==> flow/design.v <==
`timescale 1ns / 1ps
module BMU( HD1, HD2, HD3, HD4, HD5, HD6, HD7, HD8, HD9, HD10, HD11, HD12, HD13, HD14, HD15, HD16, Rx, len, clock, reset
    );
output  [1:0] HD1;
output  [1:0] HD2;
output  [1:0] HD3;
output  [1:0] HD4;
output  [1:0] HD5;
output  [1:0] HD6;
output  [1:0] HD7;
output  [1:0] HD8;
output  [1:0] HD9;
output  [1:0] HD10;
output  [1:0] HD11;
output  [1:0] HD12;
output  [1:0] HD13;
output  [1:0] HD14;
output  [1:0] HD15;
output  [1:0] HD16;
input [1:0] Rx;
input len;
input reset;
input clock;
   reg [1:0] 	 HD1;
   reg [1:0] 	 HD2;
   reg [1:0] 	 HD3;
   reg [1:0] 	 HD4;
   reg [1:0] 	 HD5;
   reg [1:0] 	 HD6;
   reg [1:0] 	 HD7;
   reg [1:0] 	 HD8;
   reg [1:0] 	 HD9;
   reg [1:0] 	 HD10;
   reg [1:0] 	 HD11;
   reg [1:0] 	 HD12;
   reg [1:0] 	 HD13;
   reg [1:0] 	 HD14;
   reg [1:0] 	 HD15;
   reg [1:0] 	 HD16; 
always@(posedge clock or posedge reset)
begin
if(reset)
begin
HD1<=0; HD9<=0;
HD2<=0; HD10<=0;
HD3<=0; HD11<=0;
HD4<=0; HD12<=0;
HD5<=0; HD13<=0;
HD6<=0; HD14<=0;
HD7<=0; HD15<=0;
HD8<=0; HD16<=0;
end
else if(len)
begin
case(Rx)
					2'b00: begin
                         HD1 <=2'b00; HD2 <=2'b10; HD3 <=2'b01; HD4 <=2'b01;
                         HD5 <=2'b10; HD6 <=2'b00; HD7 <=2'b01; HD8 <=2'b01;
                         HD9 <=2'b10; HD10<=2'b00; HD11<=2'b01; HD12<=2'b01;
                         HD13<=2'b00; HD14<=2'b10; HD15<=2'b01; HD16<=2'b01;
                      end
               2'b01: begin
                         HD1 <=2'b01; HD2 <=2'b01; HD3 <=2'b00; HD4 <=2'b10;
                         HD5 <=2'b01; HD6 <=2'b01; HD7 <=2'b10; HD8 <=2'b00;
                         HD9 <=2'b01; HD10<=2'b01; HD11<=2'b10; HD12<=2'b00;
                         HD13<=2'b01; HD14<=2'b01; HD15<=2'b00; HD16<=2'b10;
                      end
               2'b10: begin
                         HD1 <=2'b01; HD2 <=2'b01; HD3 <=2'b10; HD4 <=2'b00;
                         HD5 <=2'b01; HD6 <=2'b01; HD7 <=2'b00; HD8 <=2'b10;
                         HD9 <=2'b01; HD10<=2'b01; HD11<=2'b00; HD12<=2'b10;
                         HD13<=2'b01; HD14<=2'b01; HD15<=2'b10; HD16<=2'b00;
                      end
               2'b11: begin
                         HD1 <=2'b10; HD2 <=2'b00; HD3 <=2'b01; HD4 <=2'b01;
                         HD5 <=2'b00; HD6 <=2'b10; HD7 <=2'b01; HD8 <=2'b01;
                         HD9 <=2'b00; HD10<=2'b10; HD11<=2'b01; HD12<=2'b01;
                         HD13<=2'b10; HD14<=2'b00; HD15<=2'b01; HD16<=2'b01;
                      end
          endcase 
end
end
endmodule
`timescale 1ns / 1ps
module Add_Compare(acs_pm_survivor, acs_label, acs_pm_ina, HD_ina, acs_pm_inb, HD_inb, norm, aen, clock, reset
    );
output [3:0] acs_pm_survivor;
output acs_label;
input [3:0] acs_pm_ina;
input [3:0] acs_pm_inb;
input [1:0] HD_ina;
input [1:0] HD_inb;
input [3:0] norm;
input aen;
input clock;
input reset;
reg [3:0] acs_pm_survivor;
reg  acs_label; 
reg [3:0] suma;
reg [3:0] sumb;
wire [4:0] adda = (acs_pm_ina - norm) + HD_ina;
wire [4:0] addb = (acs_pm_inb - norm) + HD_inb;
always@(posedge clock or posedge reset)
begin
if(reset)
suma<=0;
else
begin
if(aen && adda[4])
suma<=4'b1111;
else if(aen)
suma<=adda[3:0];
end
end
always@(posedge clock or posedge reset)
begin
if(reset)
sumb<=0;
else if(aen && addb[4])
sumb<=4'b1111;
else if(aen)
sumb<=addb[3:0];
end
always@(suma or sumb)
begin
if(suma<=sumb)
begin
acs_pm_survivor=suma;
acs_label=1'b0;
end
else
begin
acs_pm_survivor=sumb;
acs_label=1'b1;
end
end
endmodule
`timescale 1ns / 1ps
module ACSU(acs0_pm_out, acs1_pm_out, acs2_pm_out, acs3_pm_out, 
                 acs4_pm_out, acs5_pm_out, acs6_pm_out, acs7_pm_out,
                 acs0_label,  acs1_label,  acs2_label,  acs3_label, 
                 acs4_label,  acs5_label,  acs6_label,  acs7_label,
                 acs0_pm_ina,  acs0_pm_inb, HD0_ina, HD0_inb,
                 acs1_pm_ina,  acs1_pm_inb, HD1_ina, HD1_inb,
                 acs2_pm_ina,  acs2_pm_inb, HD2_ina, HD2_inb,
                 acs3_pm_ina,  acs3_pm_inb, HD3_ina, HD3_inb,
                 acs4_pm_ina,  acs4_pm_inb, HD4_ina, HD4_inb,
                 acs5_pm_ina,  acs5_pm_inb, HD5_ina, HD5_inb,
                 acs6_pm_ina,  acs6_pm_inb, HD6_ina, HD6_inb,
                 acs7_pm_ina,  acs7_pm_inb, HD7_ina, HD7_inb,
                 norm, aen, clock, reset
                );
   output [3:0] acs0_pm_out;
   output [3:0] acs1_pm_out;
   output [3:0] acs2_pm_out;
   output [3:0] acs3_pm_out;
   output [3:0] acs4_pm_out;
   output [3:0] acs5_pm_out;
   output [3:0] acs6_pm_out;
   output [3:0] acs7_pm_out;
   output  acs0_label;
   output  acs1_label;
   output  acs2_label;
   output  acs3_label;
   output  acs4_label;
   output  acs5_label;
   output  acs6_label;
   output  acs7_label;
   input [3:0]  acs0_pm_ina;
   input [3:0]  acs1_pm_ina;
   input [3:0]  acs2_pm_ina;
   input [3:0]  acs3_pm_ina;
   input [3:0]  acs4_pm_ina;
   input [3:0]  acs5_pm_ina;
   input [3:0]  acs6_pm_ina;
   input [3:0]  acs7_pm_ina;
   input [3:0]  acs0_pm_inb;
   input [3:0]  acs1_pm_inb;
   input [3:0]  acs2_pm_inb;
   input [3:0]  acs3_pm_inb;
   input [3:0]  acs4_pm_inb;
   input [3:0]  acs5_pm_inb;
   input [3:0]  acs6_pm_inb;
   input [3:0]  acs7_pm_inb;
   input [1:0] 	   HD0_ina;
   input [1:0] 	   HD1_ina;
   input [1:0] 	   HD2_ina;
   input [1:0] 	   HD3_ina;
   input [1:0] 	   HD4_ina;
   input [1:0] 	   HD5_ina;
   input [1:0] 	   HD6_ina;
   input [1:0] 	   HD7_ina;
   input [1:0] 	   HD0_inb;
   input [1:0] 	   HD1_inb;
   input [1:0] 	   HD2_inb;
   input [1:0] 	   HD3_inb;
   input [1:0] 	   HD4_inb;
   input [1:0] 	   HD5_inb;
   input [1:0] 	   HD6_inb;
   input [1:0] 	   HD7_inb;   
   input [3:0] norm;
   input aen;
   input clock;
   input reset;
Add_Compare DUT0 (.acs_pm_survivor(acs0_pm_out), 
               .acs_label(acs0_label),
               .acs_pm_ina(acs0_pm_ina), 
               .HD_ina(HD0_ina), 
               .acs_pm_inb(acs0_pm_inb), 
               .HD_inb(HD0_inb),
               .norm(norm),
               .aen(aen),
               .clock(clock),
               .reset(reset)
              );
Add_Compare DUT1 (.acs_pm_survivor(acs1_pm_out),
               .acs_label(acs1_label), 
               .acs_pm_ina(acs1_pm_ina), 
               .HD_ina(HD1_ina), 
               .acs_pm_inb(acs1_pm_inb), 
               .HD_inb(HD1_inb),
               .norm(norm),
               .aen(aen),
               .clock(clock),
               .reset(reset)
              );
Add_Compare DUT2 (.acs_pm_survivor(acs2_pm_out), 
               .acs_label(acs2_label),
               .acs_pm_ina(acs2_pm_ina), 
               .HD_ina(HD2_ina),
               .acs_pm_inb(acs2_pm_inb), 
               .HD_inb(HD2_inb),
               .norm(norm),
               .aen(aen),
               .clock(clock),
               .reset(reset)
              );
Add_Compare DUT3 (.acs_pm_survivor(acs3_pm_out), 
               .acs_label(acs3_label),
               .acs_pm_ina(acs3_pm_ina), 
               .HD_ina(HD3_ina),
               .acs_pm_inb(acs3_pm_inb), 
               .HD_inb(HD3_inb),
               .norm(norm),
               .aen(aen),
               .clock(clock),
               .reset(reset)
              );
Add_Compare DUT4 (.acs_pm_survivor(acs4_pm_out), 
               .acs_label(acs4_label),
               .acs_pm_ina(acs4_pm_ina), 
               .HD_ina(HD4_ina),
               .acs_pm_inb(acs4_pm_inb), 
               .HD_inb(HD4_inb),
               .norm(norm),
               .aen(aen),
               .clock(clock),
               .reset(reset)
              );
Add_Compare DUT5 (.acs_pm_survivor(acs5_pm_out), 
               .acs_label(acs5_label),
               .acs_pm_ina(acs5_pm_ina), 
               .HD_ina(HD5_ina),
               .acs_pm_inb(acs5_pm_inb), 
               .HD_inb(HD5_inb),               
               .norm(norm),
               .aen(aen),
               .clock(clock),
               .reset(reset)
               );
Add_Compare DUT6 (.acs_pm_survivor(acs6_pm_out), 
               .acs_label(acs6_label),
               .acs_pm_ina(acs6_pm_ina), 
               .HD_ina(HD6_ina),
               .acs_pm_inb(acs6_pm_inb), 
               .HD_inb(HD6_inb),
               .norm(norm),
               .aen(aen),
               .clock(clock),
               .reset(reset)
              );
Add_Compare DUT7 (.acs_pm_survivor(acs7_pm_out), 
               .acs_label(acs7_label),
               .acs_pm_ina(acs7_pm_ina), 
               .HD_ina(HD7_ina),
               .acs_pm_inb(acs7_pm_inb), 
               .HD_inb(HD7_inb),
               .norm(norm),
               .aen(aen),
               .clock(clock),
               .reset(reset)
              );
endmodule 
`timescale 1ns / 1ps
module Decision( bstate, flag_metric, in0, in1, in2, in3, in4 ,in5, in6, in7);
output [2:0] bstate;
output [3:0] flag_metric;
input [3:0] in0;
input [3:0] in1;
input [3:0] in2;
input [3:0] in3;
input [3:0] in4;
input [3:0] in5;
input [3:0] in6;
input [3:0] in7;
reg [2:0] bstate;
reg [3:0] min01;
reg [3:0] min23;
reg [3:0] min45;
reg [3:0] min67;
reg [3:0] min0123;
reg [3:0] min4567;
reg [3:0] flag_metric; 
always@(*)
begin
if(in0<=in1)
min01=in0;
else
min01=in1;
if(in2<=in3)
min23=in2;
else
min23=in3;
if(in4<=in5)
min45=in4;
else
min45=in5;
if(in6<=in7)
min67=in6;
else
min67=in7;
if(min01<=min23)
min0123=min01;
else
min0123=min23;
if(min45<=min67)
min4567=min45;
else
min4567=min67;
if(min0123<=min4567)
flag_metric=min0123;
else
flag_metric=min4567;
end
always@(*)
begin
bstate=3'b000;
if(flag_metric==in0)
bstate=3'b000;
if(flag_metric==in1)
bstate=3'b001;
if(flag_metric==in2)
bstate=3'b010;
if(flag_metric==in3)
bstate=3'b011;
if(flag_metric==in4)
bstate=3'b100;
if(flag_metric==in5)
bstate=3'b101;
if(flag_metric==in6)
bstate=3'b110;
if(flag_metric==in7)
bstate=3'b111;
end
endmodule
module controlpath (Dx,  oen,  len, aen, 
                     A0_out, A1_out, A2_out, A3_out, A4_out, A5_out, A6_out, A7_out,
                     A0_in,  A1_in,  A2_in,  A3_in,  A4_in,  A5_in,  A6_in,  A7_in,
                     acs0_label,  acs1_label,  acs2_label,  acs3_label,  acs4_label,  acs5_label,  acs6_label,  acs7_label,
                     min_metric, seqrdy, reset, clock 
                    );
   output  Dx;
   output [3:0] min_metric;
   output           oen;
   output           len;
   output          aen;
   output [3:0] A0_out;
   output [3:0] A1_out;
   output [3:0] A2_out;
   output [3:0] A3_out;
   output [3:0] A4_out;
   output [3:0] A5_out;
   output [3:0] A6_out;
   output [3:0] A7_out;
   input [3:0] A0_in;
   input [3:0] A1_in;
   input [3:0] A2_in;
   input [3:0] A3_in;
   input [3:0] A4_in;
   input [3:0] A5_in;
   input [3:0] A6_in;
   input [3:0] A7_in;
   input   acs0_label;
   input   acs1_label;
   input   acs2_label;
   input   acs3_label;
   input   acs4_label;
   input   acs5_label;
   input   acs6_label;
   input   acs7_label;
   input 	  seqrdy;
   input 	  reset;
   input 	  clock;
   reg [14:0]   P0;
   reg [14:0]   P1;
   reg [14:0]   P2;
   reg [14:0]   P3;
   reg [14:0]   P4;
   reg [14:0]   P5;
   reg [14:0]   P6;
   reg [14:0]   P7;
   reg [3:0]   A0;
   reg [3:0]   A1;
   reg [3:0]   A2;
   reg [3:0]   A3;
   reg [3:0]   A4;
   reg [3:0]   A5;
   reg [3:0]   A6;
   reg [3:0]   A7;
   reg [3:0] 	  write_ptr;
   reg [3:0] 	  trace_ptr;
   reg [2:0] 	  tb_reg;
   reg 		   len;
   reg 		  aen;
   reg 		  wen;
   reg 		  ten;
   reg 		   oen;
   parameter [6:0] 
                   RESET           =7'b0000001,
                   calc_HD         =7'b0000010,
                   add_HD          =7'b0000100,
                   write_state     =7'b0001000,
                   beststate       =7'b0010000,
                   traceback       =7'b0100000,
						 output_DX       =7'b1000000;
   reg [6:0] next_state;
   wire [2:0] min_state;
   Decision UUT_TB (.bstate(min_state), .flag_metric(min_metric),
                         .in0(A0_out), .in1(A1_out), .in2(A2_out), .in3(A3_out), 
                         .in4(A4_out), .in5(A5_out), .in6(A6_out), .in7(A7_out));
   assign Dx = ( oen) ? tb_reg[0] : 1'b0;
   assign A0_out = (write_ptr>0) ? A0_in:A0;
   assign A1_out = (write_ptr>0) ? A1_in:A1;
   assign A2_out = (write_ptr>0) ? A2_in:A2;
   assign A3_out = (write_ptr>0) ? A3_in:A3;
   assign A4_out = (write_ptr>0) ? A4_in:A4;
   assign A5_out = (write_ptr>0) ? A5_in:A5;
   assign A6_out = (write_ptr>0) ? A6_in:A6;
   assign A7_out = (write_ptr>0) ? A7_in:A7;
   always @(posedge clock or posedge reset)
     begin
	if (reset)
	  begin
	     P0 <=0; P1 <=0; P2 <=0; P3 <=0; P4 <=0; P5 <=0; P6 <=0; P7 <=0;
	  end
	else
	  begin
             if (wen && write_ptr>0)
               begin
                  P0   <={acs0_label, P0[14:1]};									 
                  P1   <={acs1_label, P1[14:1]};									 
                  P2   <={acs2_label, P2[14:1]};
                  P3   <={acs3_label, P3[14:1]};
                  P4   <={acs4_label, P4[14:1]};
                  P5   <={acs5_label, P5[14:1]};
                  P6   <={acs6_label, P6[14:1]};
                  P7   <={acs7_label, P7[14:1]};		  
               end	  
      end
	  end
   always @(posedge clock or posedge reset)
     begin
	if (reset)
	  begin
	     A0 <=0;       A1 <=4'b1111; A2 <=4'b1111; A3 <=4'b1111; 
             A4 <=4'b1111; A5 <=4'b1111; A6 <=4'b1111; A7 <=4'b1111;
	  end
	else
	  begin
             if (wen)
               begin
                  A0 <=A0_in; A1 <=A1_in; A2 <=A2_in; A3 <=A3_in; 
                  A4 <=A4_in; A5 <=A5_in; A6 <=A6_in; A7 <=A7_in;
               end
	  end
     end
   always @(posedge clock or posedge reset)
     begin
	if (reset)
	  tb_reg <=0;
	else
	  begin
	     if (next_state==write_state)
	        tb_reg <=min_state;
	     else if (ten)
               begin
                  case (tb_reg)
                    3'b000 : tb_reg <={P0[trace_ptr],tb_reg[2:1]};
                    3'b001 : tb_reg <={P1[trace_ptr],tb_reg[2:1]};
                    3'b010 : tb_reg <={P2[trace_ptr],tb_reg[2:1]};
                    3'b011 : tb_reg <={P3[trace_ptr],tb_reg[2:1]};
                    3'b100 : tb_reg <={P4[trace_ptr],tb_reg[2:1]};
                    3'b101 : tb_reg <={P5[trace_ptr],tb_reg[2:1]};
                    3'b110 : tb_reg <={P6[trace_ptr],tb_reg[2:1]};
                    3'b111 : tb_reg <={P7[trace_ptr],tb_reg[2:1]};
                  endcase
	       end
	  end
     end
   always @ (posedge clock or posedge reset)
     begin
        if (reset)
          begin
              len <=0; aen <=0; wen <=0; ten <=0;  oen <=0;
	     write_ptr    <=0;
	     trace_ptr    <=0;
             next_state   <= RESET;
          end
        else
          begin
             case(next_state)
               RESET:      begin
		             if (seqrdy)
			       begin
                                   len <=0; aen <=0; wen <=0; ten <=0;  oen <=0;
                                  next_state <=calc_HD;
			       end
		             else
			       next_state <=RESET;
                           end  
               calc_HD:    begin
                               len <=1; aen <=0; wen <=0; ten <=0;  oen <=0;
                              next_state   <= add_HD;
                           end 
               add_HD:        begin
                             if (seqrdy)
                               begin
                               len <=0; aen <=1; wen <=0; ten <=0;  oen <=0;
                              next_state   <= write_state;
                               end
                             else
                              next_state   <= add_HD;
                           end 
               write_state: begin
                                 if (write_ptr < 14)
                                   begin
                                       len <=0; aen <=0; wen <=1; ten <=0;  oen <=0;
				      write_ptr <=write_ptr+1;
                                      next_state   <= calc_HD;
                                   end
                                else if (write_ptr == 14)
                                   begin
				       len <=0; aen <=0; wen <=1; ten <=0;  oen <=0;
				      write_ptr <=write_ptr+1;
                                      next_state   <= beststate;
			           end
                              end  
               beststate:    begin
                                  len <=0; aen <=0; wen <=0; ten <=0;  oen <=0;
		                 ;
		                 write_ptr    <=14;
		  		 trace_ptr    <=14;
                                 next_state   <= traceback;
                              end 
               traceback:     begin
                                 if (trace_ptr >1)
                                   begin
                                       len <=0; aen <=0; wen <=0; ten <=1;  oen <=0;
		                      trace_ptr    <=trace_ptr-1; 
                                      next_state   <= traceback;
                                   end	    
                                 else if (trace_ptr == 1) 
                                   begin
                                       len <=0; aen <=0; wen <=0; ten <=0;  oen <=0;
                                      next_state   <= output_DX;
	                           end
                              end 
               output_DX:     begin
                                       len <=0; aen <=0; wen <=0; ten <=0;  oen <=1;
                                      next_state   <= calc_HD;
                end 
	    endcase 
	 end 
   end 
endmodule
`timescale 1ns / 1ps
module Viterbi(Dx, Rx, oen, rxrdy, clock, seqrdy,reset
    );
output Dx;
output oen;
output rxrdy;
input [1:0] Rx;
input seqrdy;
input reset;
input clock;
wire[3:0] A0_out;
wire[3:0] A1_out;
wire[3:0] A2_out;
wire[3:0] A3_out;
wire[3:0] A4_out;
wire[3:0] A5_out;
wire[3:0] A6_out;
wire[3:0] A7_out;
 wire [3:0] acs0_pm_out;
 wire [3:0] acs1_pm_out;
 wire [3:0] acs2_pm_out;
 wire [3:0] acs3_pm_out;
 wire [3:0] acs4_pm_out;
 wire [3:0] acs5_pm_out;   
 wire [3:0] acs6_pm_out;   
 wire [3:0] acs7_pm_out;
wire acs0_label;
wire acs1_label;
wire acs2_label;
wire acs3_label;
wire acs4_label;
wire acs5_label;
wire acs6_label;
wire acs7_label;
wire len;
wire aen;
wire [3:0] min_metric;
assign rxrdy = len;
wire [1:0] HD1;	wire [1:0] HD9;
wire [1:0] HD2;	wire [1:0] HD10;
wire [1:0] HD3;   wire [1:0] HD11;
wire [1:0] HD4;	wire [1:0] HD12;
wire [1:0] HD5;	wire [1:0] HD13;
wire [1:0] HD6;	wire [1:0] HD14;
wire [1:0] HD7;	wire [1:0] HD15;
wire [1:0] HD8;	wire [1:0] HD16;
BMU U1(.HD1(HD1), .HD2(HD2), .HD3(HD3), .HD4(HD4), .HD5(HD5), .HD6(HD6), .HD7(HD7), .HD8(HD8), .HD9(HD9), .HD10(HD10), .HD11(HD11), .HD12(HD12), .HD13(HD13), .HD14(HD14), .HD15(HD15), .HD16(HD16), .Rx(Rx), .len(len & seqrdy), .clock(clock), .reset(reset)
);
ACSU U2(.acs0_pm_out(acs0_pm_out), .acs1_pm_out(acs1_pm_out), 
              .acs2_pm_out(acs2_pm_out), .acs3_pm_out(acs3_pm_out), 
              .acs4_pm_out(acs4_pm_out), .acs5_pm_out(acs5_pm_out), 
              .acs6_pm_out(acs6_pm_out), .acs7_pm_out(acs7_pm_out),
              .acs0_label(acs0_label),   .acs1_label(acs1_label), 
              .acs2_label(acs2_label),   .acs3_label(acs3_label), 
              .acs4_label(acs4_label),   .acs5_label(acs5_label), 
              .acs6_label(acs6_label),   .acs7_label(acs7_label),
              .acs0_pm_ina(A0_out),  .acs0_pm_inb(A4_out), .HD0_ina(HD1), .HD0_inb(HD9),
              .acs1_pm_ina(A0_out),  .acs1_pm_inb(A4_out), .HD1_ina(HD2), .HD1_inb(HD10),
              .acs2_pm_ina(A1_out),  .acs2_pm_inb(A5_out), .HD2_ina(HD3), .HD2_inb(HD11),
              .acs3_pm_ina(A1_out),  .acs3_pm_inb(A5_out), .HD3_ina(HD4), .HD3_inb(HD12),
              .acs4_pm_ina(A2_out),  .acs4_pm_inb(A6_out), .HD4_ina(HD5), .HD4_inb(HD13),
              .acs5_pm_ina(A2_out),  .acs5_pm_inb(A6_out), .HD5_ina(HD6), .HD5_inb(HD14),
              .acs6_pm_ina(A3_out),  .acs6_pm_inb(A7_out), .HD6_ina(HD7), .HD6_inb(HD15),
              .acs7_pm_ina(A3_out),  .acs7_pm_inb(A7_out), .HD7_ina(HD8), .HD7_inb(HD16),
	      .norm(min_metric), .aen(aen), .reset(reset), .clock(clock)
              );
				 controlpath U3(.Dx(Dx), .oen(oen), .len(len), .aen(aen), 
                 .A0_out(A0_out), .A1_out(A1_out), .A2_out(A2_out), .A3_out(A3_out), 
                 .A4_out(A4_out), .A5_out(A5_out), .A6_out(A6_out), .A7_out(A7_out),
                 .A0_in(acs0_pm_out), .A1_in(acs1_pm_out), .A2_in(acs2_pm_out), .A3_in(acs3_pm_out),  
                 .A4_in(acs4_pm_out), .A5_in(acs5_pm_out), .A6_in(acs6_pm_out), .A7_in(acs7_pm_out),
                 .acs0_label(acs0_label), .acs1_label(acs1_label), .acs2_label(acs2_label), .acs3_label(acs3_label), 
                 .acs4_label(acs4_label), .acs5_label(acs5_label), .acs6_label(acs6_label), .acs7_label(acs7_label),
                 .min_metric(min_metric), .seqrdy(seqrdy), .reset(reset), .clock(clock)
                );
endmodule
Appendix: tool output

From RTL to reports: Viterbi
Tool output for the design above before and after an edit, in the order of the flow.
Lines under "before" count in the file above, lines under "after" in the edited file.
"change": "after" minus "before" as printed here.
Library cell names are shortened.
{"block": "design", "top_module": "Viterbi", "clk_port": "clock", "cell_library": "sky130hd", "corner": "tt_025C_1v80"}

Diff
Unified diff, file above to edited file.
A script made this edit. It was not meant as an optimisation and need not keep what the design does.
begin of diff
@@ -174,5 +174,5 @@
    input [3:0]  acs5_pm_ina;
    input [3:0]  acs6_pm_ina;
-   input [3:0]  acs7_pm_ina;
+   input [2:0]  acs7_pm_ina;
    input [3:0]  acs0_pm_inb;
    input [3:0]  acs1_pm_inb;
end of diff

Word-level counts
Yosys after proc, flatten, opt, wreduce and memory -nomap, before mapping. Memory bits, and registers merged into a memory's read port (data or address), are not among the register bits. Print and check cells are not counted. Equal cells are merged and count once.
{"block": "word_totals", "item": "reg_bits", "before": 247, "after": 247, "change": 0}
{"block": "word_totals", "item": "word_cells", "before": 289, "after": 290, "change": 1}
{"block": "classes", "item": "add_sub_neg", "before": 26, "after": 27, "change": 1}
{"block": "classes", "item": "cmp", "before": 18, "after": 18, "change": 0}
{"block": "classes", "item": "n_eq", "before": 32, "after": 32, "change": 0}
{"block": "classes", "item": "shift", "before": 8, "after": 8, "change": 0}
{"block": "classes", "item": "n_mux", "before": 104, "after": 104, "change": 0}
{"block": "classes", "item": "logic", "before": 1, "after": 1, "change": 0}
{"block": "classes", "item": "reduce_and_logical", "before": 55, "after": 55, "change": 0}
{"block": "ops", "cell": "3-bit by 4-bit subtractor with 5-bit output", "before": 0, "after": 1, "change": 1}
{"block": "ops", "cell": "4-bit two-way mux", "before": 59, "after": 59, "change": 0}
{"block": "ops", "cell": "1-bit two-way mux", "before": 19, "after": 19, "change": 0}
{"block": "ops", "cell": "2-bit nonzero test", "before": 19, "after": 19, "change": 0}
{"block": "ops", "cell": "1-bit logical AND", "before": 17, "after": 17, "change": 0}
{"block": "ops", "cell": "5-bit by 2-bit adder with 5-bit output", "before": 16, "after": 16, "change": 0}
{"block": "ops", "cell": "4-bit <= comparator", "before": 15, "after": 15, "change": 0}
{"block": "ops", "cell": "3-bit two-way mux", "before": 8, "after": 8, "change": 0}
{"block": "ops", "cell": "15-bit by 4-bit variable part select with 1-bit output", "before": 8, "after": 8, "change": 0}
{"block": "ops", "cell": "4-bit by 4-bit subtractor with 5-bit output", "before": 8, "after": 8, "change": 0}
{"block": "ops", "cell": "4-bit equality test", "before": 7, "after": 7, "change": 0}
{"block": "ops", "cell": "2-bit OR reduction", "before": 5, "after": 5, "change": 0}
{"block": "ops", "cell": "3-bit equality test (second input constant)", "before": 4, "after": 4, "change": 0}
{"block": "ops", "cell": "7-bit two-way mux", "before": 4, "after": 4, "change": 0}
{"block": "ops", "cell": "2-bit case mux with 3-bit select", "before": 4, "after": 4, "change": 0}
{"block": "ops", "cell": "1-bit case mux with 5-bit select", "before": 3, "after": 3, "change": 0}
{"block": "ops", "cell": "4-bit AND reduction", "before": 3, "after": 3, "change": 0}
{"block": "ops", "cell": "2-bit equality test (second input constant)", "before": 2, "after": 2, "change": 0}
{"block": "ops", "cell": "3-bit by 2-bit equality test with 1-bit output (second input constant)", "before": 2, "after": 2, "change": 0}
{"block": "ops", "cell": "4-bit by 1-bit greater-than comparator with 1-bit output (second input constant)", "before": 2, "after": 2, "change": 0}
{"block": "ops", "cell": "2-bit by 1-bit != test with 1-bit output (second input constant)", "before": 2, "after": 2, "change": 0}
{"block": "ops", "cell": "2-bit != test (second input constant)", "before": 2, "after": 2, "change": 0}
{"block": "ops", "cell": "1-bit case mux with 4-bit select", "before": 2, "after": 2, "change": 0}
{"block": "ops", "cell": "4-bit case mux with 2-bit select", "before": 2, "after": 2, "change": 0}
{"block": "ops", "cell": "2-bit AND reduction", "before": 2, "after": 2, "change": 0}
{"block": "ops", "cell": "6-bit nonzero test", "before": 2, "after": 2, "change": 0}
{"block": "ops", "cell": "4-bit by 1-bit adder with 4-bit output (second input constant)", "before": 1, "after": 1, "change": 0}
{"block": "ops", "cell": "1-bit AND", "before": 1, "after": 1, "change": 0}
The list need not be complete.

Longest topological paths
Longest topological path by Yosys (ltp), each cell counted once; first at word level (registers and memories cut), then after technology mapping (sequential cells cut; the memories' decode and read muxes count).
{"block": "logic_depth", "item": "depth_word", "before": 18, "after": 18, "change": 0}
{"block": "logic_depth", "item": "abc_area", "before": "0", "after": "0"}
{"block": "logic_depth", "item": "mapped_depth", "before": 43, "after": 42, "change": -1}
{"block": "logic_depth", "item": "mapped_depth_nobuf", "before": 42, "after": 41, "change": -1}

Synthesis result
The flow's flattened synthesis, as Yosys stat reports it; memories are mapped. The netlist is that of the ABC_AREA named above (0 if unset); the other value can give another one.
{"block": "synth_totals", "item": "cells", "before": 1642, "after": 1653, "change": 11}
{"block": "synth_totals", "item": "mapped_area_um2", "before": 16518.3, "after": 16294.4, "change": -223.9}
{"block": "synth_totals", "item": "ff_cells", "before": 245, "after": 245, "change": 0}
{"block": "synth_totals", "item": "buf_cells", "before": 77, "after": 71, "change": -6}
{"block": "types", "cell": "mux4_2", "before": 27, "after": 3, "change": -24}
{"block": "types", "cell": "nor3_1", "before": 21, "after": 6, "change": -15}
{"block": "types", "cell": "o21ai_0", "before": 77, "after": 91, "change": 14}
{"block": "types", "cell": "nor4_1", "before": 13, "after": 1, "change": -12}
{"block": "types", "cell": "nor2_1", "before": 175, "after": 186, "change": 11}
{"block": "types", "cell": "a21oi_1", "before": 132, "after": 143, "change": 11}
{"block": "types", "cell": "mux2i_1", "before": 63, "after": 52, "change": -11}
{"block": "types", "cell": "a21o_1", "before": 14, "after": 23, "change": 9}
{"block": "types", "cell": "a31oi_1", "before": 20, "after": 28, "change": 8}
{"block": "types", "cell": "buf_1", "before": 18, "after": 11, "change": -7}
{"block": "types", "cell": "ha_1", "before": 118, "after": 124, "change": 6}
{"block": "types", "cell": "inv_1", "before": 122, "after": 127, "change": 5}
{"block": "types", "cell": "nor2b_1", "before": 23, "after": 18, "change": -5}
{"block": "types", "cell": "nor3b_1", "before": 6, "after": 1, "change": -5}
{"block": "types", "cell": "o2111ai_1", "before": 6, "after": 1, "change": -5}
{"block": "types", "cell": "a221oi_1", "before": 2, "after": 7, "change": 5}
{"block": "types", "cell": "xor2_1", "before": 26, "after": 30, "change": 4}
{"block": "types", "cell": "a211o_1", "before": 6, "after": 2, "change": -4}
The list need not be complete.
By module: a second synthesis without flattening, with its own total; a netlist apart from the flattened one above.
{"block": "unflattened", "item": "cells_unflattened", "before": 1638, "after": 1639, "change": 1}
{"block": "unflattened", "item": "hier_area_um2", "before": 17478.0, "after": 17481.8, "change": 3.8}
Each row is one instance without its submodules.
{"block": "by_module_before", "module": "controlpath", "instances": 1, "cells": 649, "mod_area_um2": 8356.8}
{"block": "by_module_before", "module": "Add_Compare", "instances": 8, "cells": 89, "mod_area_um2": 865.8}
{"block": "by_module_before", "module": "Decision", "instances": 1, "cells": 229, "mod_area_um2": 1686.6}
{"block": "by_module_before", "module": "BMU", "instances": 1, "cells": 47, "mod_area_um2": 501.7}
{"block": "by_module_before", "module": "Viterbi", "instances": 1, "cells": 1, "mod_area_um2": 6.3}
{"block": "by_module_before", "module": "ACSU", "instances": 1, "cells": 0, "mod_area_um2": 0.0}
{"block": "by_module_after", "module": "controlpath", "instances": 1, "cells": 649, "mod_area_um2": 8356.8}
{"block": "by_module_after", "module": "Add_Compare", "instances": 8, "cells": 89, "mod_area_um2": 865.8}
{"block": "by_module_after", "module": "Decision", "instances": 1, "cells": 229, "mod_area_um2": 1686.6}
{"block": "by_module_after", "module": "BMU", "instances": 1, "cells": 47, "mod_area_um2": 501.7}
{"block": "by_module_after", "module": "Viterbi", "instances": 1, "cells": 1, "mod_area_um2": 6.3}
{"block": "by_module_after", "module": "ACSU", "instances": 1, "cells": 1, "mod_area_um2": 3.8}

Path before layout
Path of least setup slack by OpenSTA after synthesis, without wires, with an ideal clock, recovery checks aside; 20% of the period is set as input and as output delay. Where synthesis merged equal registers, the netlist keeps one of their names.
{"block": "synth_path", "item": "path_kind", "before": "register -> register", "after": "register -> register"}
{"block": "synth_path", "item": "start", "before": "reg U3.write_ptr[0]", "after": "reg U3.write_ptr[0]"}
{"block": "synth_path", "item": "end", "before": "reg U2.DUT0.sumb[3]", "after": "reg U2.DUT5.suma[2]"}
{"block": "synth_path", "item": "tclk_ps", "before": 8000, "after": 8000, "change": 0}
{"block": "synth_path", "item": "arrival_ps", "before": 8675, "after": 8133, "change": -542}
{"block": "synth_path", "item": "setup_slack_ps", "before": -816, "after": -267, "change": 549}
{"block": "synth_path", "item": "delay_ps", "before": 8816, "after": 8267, "change": -549}
{"block": "synth_path", "item": "stages", "before": 38, "after": 39, "change": 1}
{"block": "synth_path", "item": "path_buffers", "before": 5, "after": 6, "change": 1}
{"block": "synth_path", "item": "synth_period_reached_ps", "before": 8816, "after": 8267, "change": -549}
"delay_ps" is the arrival time less input delay plus setup time.
"stages": output pins that drive a net of the path, with the launching flip-flop's if there is one; two outputs of one cell count as two.
"synth_period_reached_ps" = period - worst setup slack (recovery checks aside). The figure is calculated, with input and output delays left at 20% of the set period.
The rows between start and end are the longest chain of elaborated cells between them; the timing report does not say that the signal goes this way. Where chains are equally long, one stands for them.
Each line given opens the expression or statement behind the cell; cells for indexed reads and writes are added by Yosys, which also makes memories of some case tables.
A register here has more assigning lines than the two given.
{"block": "synth_via_before", "path_cell_list": "dfrtp_1 inv_1 ha_1 nand2_1 clkbuf_1 clkbuf_1 clkbuf_1 buf_1 buf_1 o21ai_0 ha_1 and3b_1 a2111oi_4 o21ai_1 nor3b_1 a221o_1 ha_1 o21a_1 [... 2 more ...] mux2i_1 ha_1 a21oi_1 a21oi_1 maj3_1 a22o_1 o21ai_0 ha_1 fa_1 inv_1 ha_1 a21oi_1 nor3_1 a21oi_1 o31ai_1 a211oi_1 xnor2_1 a31oi_1", "elab_chain_len": 12, "cone_cells": 29, "classes_between": "2 x add/sub; 8 x compare; 17 x mux; 2 x reduce/logical"}
{"block": "synth_lines_before", "item": "start: declaration", "line_no": 420, "text": "reg [3:0] write_ptr;"}
{"block": "synth_lines_before", "item": "start: assignment", "line_no": 548, "text": "write_ptr <=write_ptr+1;"}
{"block": "synth_lines_before", "item": "start: assignment", "line_no": 554, "text": "write_ptr <=write_ptr+1;"}
{"block": "synth_lines_before", "item": "4-bit by 1-bit greater-than comparator with 1-bit output", "line_no": 442, "text": "assign A0_out = (write_ptr>0) ? A0_in:A0;"}
{"block": "synth_lines_before", "item": "4-bit two-way mux", "line_no": 442}
{"block": "synth_lines_before", "item": "4-bit <= comparator", "line_no": 316, "text": "if(in0<=in1)"}
{"block": "synth_lines_before", "item": "4-bit two-way mux", "line_no": 316}
{"block": "synth_lines_before", "item": "4-bit <= comparator", "line_no": 332, "text": "if(min01<=min23)"}
{"block": "synth_lines_before", "item": "4-bit two-way mux", "line_no": 332}
{"block": "synth_lines_before", "item": "4-bit <= comparator", "line_no": 340, "text": "if(min0123<=min4567)"}
{"block": "synth_lines_before", "item": "4-bit two-way mux", "line_no": 340}
{"block": "synth_lines_before", "item": "4-bit by 4-bit subtractor with 5-bit output", "line_no": 102, "text": "wire [4:0] addb = (acs_pm_inb - norm) + HD_inb;"}
{"block": "synth_lines_before", "item": "5-bit by 2-bit adder with 5-bit output", "line_no": 102}
{"block": "synth_lines_before", "item": "4-bit two-way mux", "line_no": 121, "text": "else if(aen)"}
{"block": "synth_lines_before", "item": "4-bit two-way mux", "line_no": 119, "text": "else if(aen && addb[4])"}
{"block": "synth_lines_before", "item": "end: assignment", "line_no": 118, "text": "sumb<=0;"}
{"block": "synth_lines_before", "item": "end: assignment", "line_no": 122, "text": "sumb<=addb[3:0];"}
{"block": "synth_lines_before", "item": "end: declaration", "line_no": 100, "text": "reg [3:0] sumb;"}
{"block": "synth_via_after", "path_cell_list": "dfrtp_1 inv_1 ha_1 or3b_1 buf_2 buf_2 buf_1 clkbuf_1 buf_1 nor2_1 a21o_1 ha_1 and3b_1 a2111oi_2 or2_1 buf_6 mux2i_1 ha_1 [... 3 more ...] o311ai_4 mux2i_1 ha_1 nor2b_1 o21ai_0 maj3_1 o22ai_2 o21ai_0 ha_1 fa_1 inv_1 fa_1 nand3_1 or4_1 nand4_1 xnor2_1 nor2_1 a22oi_1", "elab_chain_len": 12, "cone_cells": 29, "classes_between": "2 x add/sub; 8 x compare; 17 x mux; 2 x reduce/logical"}
{"block": "synth_lines_after", "item": "start: declaration", "line_no": 420, "text": "reg [3:0] write_ptr;"}
{"block": "synth_lines_after", "item": "start: assignment", "line_no": 548, "text": "write_ptr <=write_ptr+1;"}
{"block": "synth_lines_after", "item": "start: assignment", "line_no": 554, "text": "write_ptr <=write_ptr+1;"}
{"block": "synth_lines_after", "item": "4-bit by 1-bit greater-than comparator with 1-bit output", "line_no": 442, "text": "assign A0_out = (write_ptr>0) ? A0_in:A0;"}
{"block": "synth_lines_after", "item": "4-bit two-way mux", "line_no": 442}
{"block": "synth_lines_after", "item": "4-bit <= comparator", "line_no": 316, "text": "if(in0<=in1)"}
{"block": "synth_lines_after", "item": "4-bit two-way mux", "line_no": 316}
{"block": "synth_lines_after", "item": "4-bit <= comparator", "line_no": 332, "text": "if(min01<=min23)"}
{"block": "synth_lines_after", "item": "4-bit two-way mux", "line_no": 332}
{"block": "synth_lines_after", "item": "4-bit <= comparator", "line_no": 340, "text": "if(min0123<=min4567)"}
{"block": "synth_lines_after", "item": "4-bit two-way mux", "line_no": 340}
{"block": "synth_lines_after", "item": "4-bit by 4-bit subtractor with 5-bit output", "line_no": 101, "text": "wire [4:0] adda = (acs_pm_ina - norm) + HD_ina;"}
{"block": "synth_lines_after", "item": "5-bit by 2-bit adder with 5-bit output", "line_no": 101}
{"block": "synth_lines_after", "item": "4-bit two-way mux", "line_no": 111, "text": "else if(aen)"}
{"block": "synth_lines_after", "item": "4-bit two-way mux", "line_no": 109, "text": "if(aen && adda[4])"}
{"block": "synth_lines_after", "item": "end: assignment", "line_no": 110, "text": "suma<=4'b1111;"}
{"block": "synth_lines_after", "item": "end: assignment", "line_no": 112, "text": "suma<=adda[3:0];"}
{"block": "synth_lines_after", "item": "end: declaration", "line_no": 99, "text": "reg [3:0] suma;"}

Timing after layout
From the final timing report of each run of set A: the path of least setup slack in the routed layout; clock arrival at registers is part of the times.
The report prints the path's times to 10 ps; the period is as set.
{"block": "layout_path", "item": "path_kind", "before": "register -> register", "after": "register -> register"}
{"block": "layout_path", "item": "start", "before": "reg U2.DUT4.suma[2]", "after": "reg U2.DUT6.suma[1]"}
{"block": "layout_path", "item": "end", "before": "reg U2.DUT2.suma[3]", "after": "reg U2.DUT5.suma[2]"}
{"block": "layout_path", "item": "tclk_ps", "before": 8000, "after": 8000, "change": 0}
{"block": "layout_path", "item": "arrival_ps", "before": 8380, "after": 8150, "change": -230}
{"block": "layout_path", "item": "setup_slack_ps", "before": 120, "after": 290, "change": 170}
{"block": "layout_path", "item": "stages", "before": 36, "after": 35, "change": -1}
{"block": "layout_path", "item": "path_buffers", "before": 3, "after": 1, "change": -2}
The rows between start and end are the longest chain of elaborated cells between them; the timing report does not say that the signal goes this way. Where chains are equally long, one stands for them.
A register here has more assigning lines than the two given.
{"block": "layout_via_before", "path_cell_list": "dfrtp_1 ha_1 or2_4 o311ai_4 or2_4 nor2_1 a21oi_2 a21oi_2 ha_1 nor2b_4 o21ai_2 a221o_1 buf_4 mux2_4 ha_4 a21oi_1 maj3_2 a22oi_2 mux2i_1 inv_1 ha_4 buf_4 a21oi_2 maj3_2 a22o_4 mux2_4 buf_6 fa_1 inv_4 ha_4 a21oi_4 o21ai_2 mux2i_1 o221ai_1 mux2_2 o211ai_1", "elab_chain_len": 13, "cone_cells": 15, "classes_between": "2 x add/sub; 4 x compare; 7 x mux; 2 x reduce/logical"}
{"block": "layout_lines_before", "item": "start: declaration", "line_no": 99, "text": "reg [3:0] suma;"}
{"block": "layout_lines_before", "item": "start: assignment", "line_no": 106, "text": "suma<=0;"}
{"block": "layout_lines_before", "item": "start: assignment", "line_no": 112, "text": "suma<=adda[3:0];"}
{"block": "layout_lines_before", "item": "4-bit <= comparator", "line_no": 126, "text": "if(suma<=sumb)"}
{"block": "layout_lines_before", "item": "4-bit two-way mux", "line_no": 126}
{"block": "layout_lines_before", "item": "4-bit two-way mux", "line_no": 446, "text": "assign A4_out = (write_ptr>0) ? A4_in:A4;"}
{"block": "layout_lines_before", "item": "4-bit <= comparator", "line_no": 324, "text": "if(in4<=in5)"}
{"block": "layout_lines_before", "item": "4-bit two-way mux", "line_no": 324}
{"block": "layout_lines_before", "item": "4-bit <= comparator", "line_no": 336, "text": "if(min45<=min67)"}
{"block": "layout_lines_before", "item": "4-bit two-way mux", "line_no": 336}
{"block": "layout_lines_before", "item": "4-bit <= comparator", "line_no": 340, "text": "if(min0123<=min4567)"}
{"block": "layout_lines_before", "item": "4-bit two-way mux", "line_no": 340}
{"block": "layout_lines_before", "item": "4-bit by 4-bit subtractor with 5-bit output", "line_no": 101, "text": "wire [4:0] adda = (acs_pm_ina - norm) + HD_ina;"}
{"block": "layout_lines_before", "item": "5-bit by 2-bit adder with 5-bit output", "line_no": 101}
{"block": "layout_lines_before", "item": "4-bit two-way mux", "line_no": 111, "text": "else if(aen)"}
{"block": "layout_lines_before", "item": "4-bit two-way mux", "line_no": 109, "text": "if(aen && adda[4])"}
{"block": "layout_lines_before", "item": "end: assignment", "line_no": 110, "text": "suma<=4'b1111;"}
{"block": "layout_lines_before", "item": "end: assignment", "line_no": 112}
{"block": "layout_lines_before", "item": "end: declaration", "line_no": 99}
{"block": "layout_via_after", "path_cell_list": "dfrtp_1 ha_4 nor2b_4 o211ai_1 buf_4 a211oi_2 a211oi_2 or2_1 inv_2 ha_4 and3b_2 a2111oi_4 or2_4 mux2i_2 ha_1 a211oi_2 nor2_2 o311ai_4 mux2i_1 ha_1 nand2_2 o21ai_0 maj3_2 o22ai_4 mux2_4 clkinvlp_4 fa_1 inv_2 fa_2 nand3_1 or4_1 nand4_1 xnor2_2 nor2_2 a22oi_1", "elab_chain_len": 13, "cone_cells": 15, "classes_between": "2 x add/sub; 4 x compare; 7 x mux; 2 x reduce/logical"}
{"block": "layout_lines_after", "item": "start: declaration", "line_no": 99, "text": "reg [3:0] suma;"}
{"block": "layout_lines_after", "item": "start: assignment", "line_no": 106, "text": "suma<=0;"}
{"block": "layout_lines_after", "item": "start: assignment", "line_no": 112, "text": "suma<=adda[3:0];"}
{"block": "layout_lines_after", "item": "4-bit <= comparator", "line_no": 126, "text": "if(suma<=sumb)"}
{"block": "layout_lines_after", "item": "4-bit two-way mux", "line_no": 126}
{"block": "layout_lines_after", "item": "4-bit two-way mux", "line_no": 448, "text": "assign A6_out = (write_ptr>0) ? A6_in:A6;"}
{"block": "layout_lines_after", "item": "4-bit <= comparator", "line_no": 328, "text": "if(in6<=in7)"}
{"block": "layout_lines_after", "item": "4-bit two-way mux", "line_no": 328}
{"block": "layout_lines_after", "item": "4-bit <= comparator", "line_no": 336, "text": "if(min45<=min67)"}
{"block": "layout_lines_after", "item": "4-bit two-way mux", "line_no": 336}
{"block": "layout_lines_after", "item": "4-bit <= comparator", "line_no": 340, "text": "if(min0123<=min4567)"}
{"block": "layout_lines_after", "item": "4-bit two-way mux", "line_no": 340}
{"block": "layout_lines_after", "item": "4-bit by 4-bit subtractor with 5-bit output", "line_no": 101, "text": "wire [4:0] adda = (acs_pm_ina - norm) + HD_ina;"}
{"block": "layout_lines_after", "item": "5-bit by 2-bit adder with 5-bit output", "line_no": 101}
{"block": "layout_lines_after", "item": "4-bit two-way mux", "line_no": 111, "text": "else if(aen)"}
{"block": "layout_lines_after", "item": "4-bit two-way mux", "line_no": 109, "text": "if(aen && adda[4])"}
{"block": "layout_lines_after", "item": "end: assignment", "line_no": 110, "text": "suma<=4'b1111;"}
{"block": "layout_lines_after", "item": "end: assignment", "line_no": 112}
{"block": "layout_lines_after", "item": "end: declaration", "line_no": 99}

Layout results
Both versions went through the flow (Yosys, OpenROAD) with the same settings in each pair. Constraints: input delay and output delay 20% of the set period each, output load 0.01 pF.
{"block": "flow_settings_set_A", "period_ns": 8.0, "CAP_MARGIN": 20, "CORE_MARGIN": 2, "CORE_UTILIZATION": 40, "SLEW_MARGIN": 20}
{"block": "measured_set_A", "item": "post_synth_area_um2", "before": 16518.3, "after": 16294.4, "change": -223.9}
{"block": "measured_set_A", "item": "design.die.area_um2", "before": 42938.1, "after": 42366.0, "change": -572.1}
{"block": "measured_set_A", "item": "finalCellArea_um2", "before": 20145.6, "after": 18918.1, "change": -1227.5}
{"block": "measured_set_A", "item": "finish.utilization_pct", "before": 49.3, "after": 47.3, "change": -2.0}
{"block": "measured_set_A", "item": "timing.setup.ws_ps", "before": 118, "after": 291, "change": 173}
{"block": "measured_set_A", "item": "timing.setup.tns_ps", "before": 0, "after": 0, "change": 0}
{"block": "measured_set_A", "item": "hold_ws_ps", "before": 477, "after": 487, "change": 10}
{"block": "measured_set_A", "item": "timing.achieved_period_ps", "before": 7882, "after": 7709, "change": -173}
{"block": "flow_settings_set_B", "CAP_MARGIN": 40, "CELL_PAD_IN_SITES_DETAIL_PLACEMENT": 0, "CORE_MARGIN": 2, "CORE_UTILIZATION": 16, "GPL_ROUTABILITY_DRIVEN": 1, "GPL_TIMING_DRIVEN": 0, "MIN_ROUTING_LAYER": "met2", "PLACE_DENSITY": 0.91, "SETUP_SLACK_MARGIN": -0.89, "SLEW_MARGIN": 0, "period_ns": 12.8}
{"block": "measured_set_B", "item": "post_synth_area_um2", "before": 16518.3, "after": 16294.4, "change": -223.9}
{"block": "measured_set_B", "item": "design.die.area_um2", "before": 105827.0, "after": 104410.0, "change": -1417.0}
{"block": "measured_set_B", "item": "finalCellArea_um2", "before": 19219.7, "after": 19137.1, "change": -82.6}
{"block": "measured_set_B", "item": "finish.utilization_pct", "before": 18.8, "after": 18.9, "change": 0.1}
{"block": "measured_set_B", "item": "timing.setup.ws_ps", "before": 1240, "after": 1293, "change": 53}
{"block": "measured_set_B", "item": "timing.setup.tns_ps", "before": 0, "after": 0, "change": 0}
{"block": "measured_set_B", "item": "hold_ws_ps", "before": 471, "after": 491, "change": 20}
{"block": "measured_set_B", "item": "timing.achieved_period_ps", "before": 11560, "after": 11507, "change": -53}
"timing.achieved_period_ps": clock period set for the run, less the worst setup slack. It is reckoned from that one timing run; input and output delays stay at 20% of the period that was set.
